==> flow/design.v <==
module OQ1_Stopwatch(AN, Seg, Dot, CLK, Start, RESET);  
	output [3:0] AN;
	output [6:0] Seg;
	output Dot;
	input CLK, Start, RESET;
	parameter R = 2'b00;
    parameter W = 2'b01;
    parameter C = 2'b10;	
	reg  [11:0] divider_ds;
	reg  [5:0]  divider_ms;
	reg  [6:0]  Seg_Temp;
	reg  [3:0]  D3,D2,D1,D0,D_Temp,AN_Temp;
	reg  [1:0]  state,n_state;
	reg         dp;
	wire        RTC_ds,RTC_ms;
	always @(posedge CLK or posedge RESET) begin
	  if(RESET) divider_ms <= 0;
	  else if(divider_ms==32) divider_ms <= 0;
      else divider_ms <= divider_ms + 1;
    end
    assign RTC_ms = ((divider_ms == 32)?1'b1:1'b0);
	always @(posedge CLK or posedge RESET) begin
      if(RESET) divider_ds <= 0;
      else if(divider_ds==3276) divider_ds <= 0;
      else if(state==C) divider_ds <= divider_ds + 1;
    end
    assign RTC_ds = ((divider_ds == 3276)?1'b1:1'b0);
	always@(posedge CLK or posedge RESET) begin
      if(RESET) begin
        state <= R;
        D3 <= 0;
        D2 <= 0;
        D1 <= 0;
        D0 <= 0;
      end else begin
        state <= n_state;
        if(RTC_ds) begin
          if(D0 == 9) begin
            D0 <= 0;
            if(D1 == 9) begin
              D1 <= 0;
              if(D2 == 9) begin
                D2 <= 0;
                if(D3 == 9) begin
                  D3 <= 0;                  
                end else begin
                  D3 <= D3 + 1;
                end                    
              end else begin
                D2 <= D2 + 1;
              end      
            end else begin
              D1 <= D1 + 1;
            end
          end else begin
            D0 <= D0 + 1;
          end
        end      
      end
    end
    always@(*) begin
      case (state)
        R : if(RESET) n_state = R;
            else if(Start && !RESET) n_state = C;
            else n_state = W;
        W : if(RESET) n_state = R;
            else if(Start && !RESET) n_state = C;
            else n_state = W;
        C : if(RESET) n_state = R;
            else n_state = C;        
        default : n_state = R;
      endcase
    end
    always@(posedge CLK or posedge RESET) begin
      if(RESET) begin
        D_Temp  <= 4'b0000;
        AN_Temp <= 4'b1110;
        dp      <= 1'b0;
      end else if(RTC_ms) begin
      case(AN_Temp)
        4'b0111 : begin
                    D_Temp <= D0;
                    AN_Temp <= 4'b1110;
                    dp <= 1;
                  end
        4'b1110 : begin
                    D_Temp <= D1;
                    AN_Temp <= 4'b1101;
                    dp <= 0;
                  end
        4'b1101 : begin
                    D_Temp <= D2;
                    AN_Temp <= 4'b1011;
                    dp <= 1;
                  end
        4'b1011 : begin
                    D_Temp <= D3;
                    AN_Temp <= 4'b0111;
                    dp <= 1;
                  end
      endcase
      end
    end    
    always @(*) begin
        case(D_Temp)
          0 : Seg_Temp=7'b1000000; 
          1 : Seg_Temp=7'b1111001; 
          2 : Seg_Temp=7'b0100100; 
          3 : Seg_Temp=7'b0110000; 
          4 : Seg_Temp=7'b0011001; 
          5 : Seg_Temp=7'b0010010; 
          6 : Seg_Temp=7'b0000010; 
          7 : Seg_Temp=7'b1111000; 
          8 : Seg_Temp=7'b0000000; 
          9 : Seg_Temp=7'b0011000; 
          default : Seg_Temp=7'b0111111; 
      endcase
    end
    assign Seg = Seg_Temp;
    assign AN = AN_Temp;
    assign Dot = dp;
endmodule
# ---- Reports on OQ1_Stopwatch
# The steps from the RTL of OQ1_Stopwatch to its reports follow in flow order.
# Lines are those of the file above, counted from 1.
# Operators: Yosys type, input widths -> output width; for muxes data width and select width s.
# Cell names lack the library's common part.
# The mark n/a stands for no value.
dict set report setup {
  top_module {OQ1_Stopwatch}
  clock_port {CLK}
  cell_library {sky130hd}
  lib_corner {tt_025C_1v80}
}

# ---- Elaborated design
# Source: Yosys, flattened and elaborated, memories not mapped. Widths are those after wreduce. Registers that Yosys merges into a memory's read port (data or address) are not register bits. Print and check cells do not count. Equal cells are merged and count once.
# Yosys's memory passes give these memory sizes; they may raise the number of words (mostly to a power of two), join words into wider ones and drop unused or constant bits.
dict set report bits {
  reg_bits 45
  rom_bits 112
  n_memories 1
  out_inout_bits 12
  wordCells 58
}
dict set report op_classes {
  n_addsub 6
  equal 12
  muxes 16
  reduce_and_logical 13
}
# name words word_bits rd write_ports line_no
set memory_table {}
lappend memory_table {{(name not given)} 16 7 1 0 105} ;# case(D_Temp)
# operator n
set ops {}
lappend ops {{$pmux 4 s4} 2}
lappend ops {{$eq 4x4->1 const B} 7}
lappend ops {{$mux 12} 2}
lappend ops {{$add 4x1->4 const B} 4}
lappend ops {{$mux 4} 4}
lappend ops {{$add 12x1->12 const B} 1}
lappend ops {{$eq 12x12->1 const B} 1}
lappend ops {{$reduce_and 2->1} 3}
lappend ops {{$add 6x1->6 const B} 1}
lappend ops {{$eq 6x6->1 const B} 1}
lappend ops {{$mux 6} 1}
lappend ops {{$mux 2} 3}
lappend ops {{$reduce_bool 2->1} 2}
lappend ops {{$eq 4x3->1 const B} 1}
lappend ops {{$reduce_and 4->1} 1}
lappend ops {{$reduce_bool 4->1} 1}
lappend ops {{$pmux 2 s2} 1}
lappend ops {{$reduce_and 3->1} 1}
lappend ops {{$reduce_or 3->1} 1}
lappend ops {{$eq 2x1->1 const B} 1}
lappend ops {{$eq 2x2->1 const B} 1}
lappend ops {{$logic_not 2->1} 1}
lappend ops {{$reduce_or 2->1} 1}
lappend ops {{$pmux 1 s2} 1}
lappend ops {{$mux 1} 2}
lappend ops {{$logic_and 1x1->1} 1}
lappend ops {{$logic_not 1->1} 1}

# ---- Longest topological paths
# Longest topological path by Yosys (ltp), each cell counted once; first at word level (registers and memories cut), then after technology mapping (sequential cells cut; the memories' decode and read muxes count).
dict set report depth {
  ltp_word 5
  abc_area 0
  mapped_depth 8
}

# ---- Synthesis result
# Yosys stat after the flow's synthesis: flattened, memories mapped to cells. It holds for the ABC_AREA given above (unset counts as 0); a run with the other value may have another netlist.
# The area totals of this step are shown rounded.
dict set report mapped {
  cells 266
  synth_area_mm2 0.0026
  seq_area_mm2 0.0011
  ff_cells 44
  n_buf 11
}
# cell_type n
set types {}
lappend types {dfrtp_1 41}
lappend types {xnor2_1 15}
lappend types {ha_1 9}
lappend types {nor2_1 29}
lappend types {mux2_2 8}
lappend types {dfstp_2 3}
lappend types {nand3_1 15}
lappend types {o21ai_0 14}
lappend types {nand2_1 17}
lappend types {xor2_1 7}
lappend types {inv_1 15}
lappend types {nand2b_1 8}
lappend types {a21oi_1 7}
lappend types {o22a_1 4}
lappend types {buf_6 3}
lappend types {nand4bb_1 3}
lappend types {nand4_1 5}
lappend types {nor2b_1 5}
# Not listed: further types 34, cells in them 58.

# ---- Path before layout
# OpenSTA on the mapped netlist: ideal clock, no wires. The path of least setup slack (recovery checks aside). Input and output delay are each 20% of the period. Register names are those of the netlist, which keeps one name where synthesis merged equal registers.
dict set report synth_path {
  kind {register -> output}
  start {register D_Temp[1]}
  end {output Seg[4]}
  tclk_ns 10.0
  output_delay_ns 2.000
  launch_ns 0.000
  arrival_time_ns 1.104
  t_required_ns 8.000
  path_slack_ns 6.896
  path_delay_ns 1.104
  driving_pins 6
  synth_period_reached_ns 3.104
}
# "path_delay_ns" is the arrival time less input delay plus setup time.
# At an output port there is no setup time.
# "driving_pins": output pins that drive a net of the path, with the launching flip-flop's if there is one; two outputs of one cell count as two.
# "synth_period_reached_ns" is the clock period less the worst setup slack; recovery checks do not enter. This is arithmetic on one report: input and output delays are still those of the set period (20% each).
# Between the ends stands the longest chain of elaborated cells between them, by number of cells; it is not shown to be the way that was timed. Of several equally long chains one is given.
# A line is the first line of the expression or statement that the cell stems from. Yosys adds cells for indexed reads and writes and turns some case tables into memories.
# A memory read counts as a cell of the chain, while the word-level depth stops at memories.
# At most two assigning lines are given for a register; there are more.
dict set report synth_between {
  path_cell_list {dfrtp_1 inv_1 ha_1 nand2_1 o21ai_0 o21ai_0}
  elab_chain_cells 1
  cells_between 1
  lines_between 1
  classes_between {memory: 1}
}
# item line_no
set synth_rtl {}
lappend synth_rtl {{from (decl)} 12} ;# reg [3:0] D3,D2,D1,D0,D_Temp,AN_Temp;
lappend synth_rtl {{from (assign)} 76} ;# D_Temp  <= 4'b0000;
lappend synth_rtl {{from (assign)} 82} ;# D_Temp <= D0;
lappend synth_rtl {{$mem_v2 16x7} 105} ;# case(D_Temp)
lappend synth_rtl {{to (decl)} 3} ;# output [6:0] Seg;

# ---- Path in the finished layout
# Path of least setup slack in the final report of flow run 1 (OpenROAD, finished layout, wires in). Where an end is a register, its clock arrival counts in the times.
dict set report layout_path {
  kind {register -> output}
  start {register D_Temp[1]}
  end {output Seg[3]}
  tclk_ns 3.94
  output_delay_ns 0.79
  launch_ns 0.29
  arrival_time_ns 1.93
  t_required_ns 3.15
  path_slack_ns 1.23
  driving_pins 7
}
# Between the ends stands the longest chain of elaborated cells between them, by number of cells; it is not shown to be the way that was timed. Of several equally long chains one is given.
# A memory read counts as a cell of the chain, while the word-level depth stops at memories.
# At most two assigning lines are given for a register; there are more.
dict set report layout_between {
  path_cell_list {dfrtp_1 inv_1 ha_1 nand2_1 o21a_1 o22a_1 clkdlybuf4s50_1}
  elab_chain_cells 1
  cells_between 1
  lines_between 1
  classes_between {memory: 1}
}
# item line_no
set layout_rtl {}
lappend layout_rtl {{from (decl)} 12} ;# reg [3:0] D3,D2,D1,D0,D_Temp,AN_Temp;
lappend layout_rtl {{from (assign)} 76} ;# D_Temp  <= 4'b0000;
lappend layout_rtl {{from (assign)} 82} ;# D_Temp <= D0;
lappend layout_rtl {{$mem_v2 16x7} 105} ;# case(D_Temp)
lappend layout_rtl {{to (decl)} 3} ;# output [6:0] Seg;

; Module OQ1_Stopwatch, platform sky130hd: 6 stored runs of the flow (Yosys, OpenROAD) with differing settings, in no particular order. Input and output delays are each 20% of the period that was set; the output load is 0.01 pF.
; "period_less_ws_ns" = clock period - worst setup slack. The figure is calculated, with input and output delays left at 20% of the set period.
; "worst_path_time_ns" means the part of the period allowed to the worst setup path (the constraints hold back 20% at inputs and 20% at outputs) less its slack; where the path has registers, the arrival times of their clocks count too.
; By "total_power_uw" is meant OpenSTA's value without simulated activity: inputs other than the clock are taken to toggle once in ten clock periods, and the tool carries that through the logic.
; The measured numbers are rounded.

[flow run 1: settings]
period_ns = 3.94
CAP_MARGIN = 20
CORE_MARGIN = 2
CORE_UTILIZATION = 40
SLEW_MARGIN = 20
[flow run 1: results]
period_less_ws_ns = 2.714
fin_hold_ws_ns = 0.48
worst_path_time_ns = 1.93
worst_setup_path_type = register -> output
fin_util_frac = 0.45
synth_chip_area_mm2 = 0.0026
setup_tns_ns = 0.000
finalCellArea_mm2 = 0.0029
worst_setup_slack_ns = 1.2
total_power_uw = 890
die_area_mm2 = 0.0071

[flow run 2: settings]
CELL_PAD_IN_SITES_DETAIL_PLACEMENT = 2
CORE_MARGIN = 8
CORE_UTILIZATION = 65
PLACE_DENSITY_LB_ADDON = 0.26
TNS_END_PERCENT = 65
period_ns = 2.5
CAP_MARGIN = 20
SLEW_MARGIN = 20
[flow run 2: results]
outcome = stopped before the end: placement reported DPL-0033

[flow run 3: settings]
ABC_AREA = 1
CORE_ASPECT_RATIO = 0.81
CORE_UTILIZATION = 63
CTS_CLUSTER_SIZE = 26
GPL_TIMING_DRIVEN = 0
HOLD_SLACK_MARGIN = 0.15
MAX_ROUTING_LAYER = met4
MIN_ROUTING_LAYER = met1
SETUP_SLACK_MARGIN = 0.46
TNS_END_PERCENT = 20
period_ns = 2.37
CAP_MARGIN = 20
CORE_MARGIN = 2
SLEW_MARGIN = 20
[flow run 3: results]
period_less_ws_ns = 1.928
setup_tns_ns = 0.000
fin_util_frac = 0.74
worst_setup_slack_ns = 0.44
worst_path_time_ns = 1.45
worst_setup_path_type = register -> output
total_power_uw = 1500
synth_chip_area_mm2 = 0.0027
fin_hold_ws_ns = 0.49
finalCellArea_mm2 = 0.0031
die_area_mm2 = 0.0049

[flow run 4: settings]
CORE_UTILIZATION = 54
period_ns = 3.94
CAP_MARGIN = 20
CORE_MARGIN = 2
SLEW_MARGIN = 20
[flow run 4: results]
die_area_mm2 = 0.0054
total_power_uw = 900
fin_hold_ws_ns = 0.49
synth_chip_area_mm2 = 0.0026
period_less_ws_ns = 2.727
finalCellArea_mm2 = 0.0028
setup_tns_ns = 0.000
fin_util_frac = 0.61
worst_path_time_ns = 1.94
worst_setup_path_type = register -> output
worst_setup_slack_ns = 1.2

[flow run 5: settings]
period_ns = 10.0
CAP_MARGIN = 20
CORE_MARGIN = 2
CORE_UTILIZATION = 40
SLEW_MARGIN = 20
[flow run 5: results]
worst_path_time_ns = 1.92
worst_setup_path_type = register -> output
fin_hold_ws_ns = 0.49
die_area_mm2 = 0.0071
setup_tns_ns = 0.000
total_power_uw = 350
period_less_ws_ns = 3.915
synth_chip_area_mm2 = 0.0026
finalCellArea_mm2 = 0.0029
worst_setup_slack_ns = 6.1
fin_util_frac = 0.45

[flow run 6: settings]
CELL_PAD_IN_SITES_GLOBAL_PLACEMENT = 3
CORE_UTILIZATION = 50
CTS_CLUSTER_DIAMETER = 60
MAX_ROUTING_LAYER = met4
PLACE_DENSITY_LB_ADDON = 0.06
SETUP_SLACK_MARGIN = 1.52
TNS_END_PERCENT = 10
period_ns = 6.52
CAP_MARGIN = 20
CORE_MARGIN = 2
SLEW_MARGIN = 20
[flow run 6: results]
outcome = stopped before the end: placement reported FLW-0024
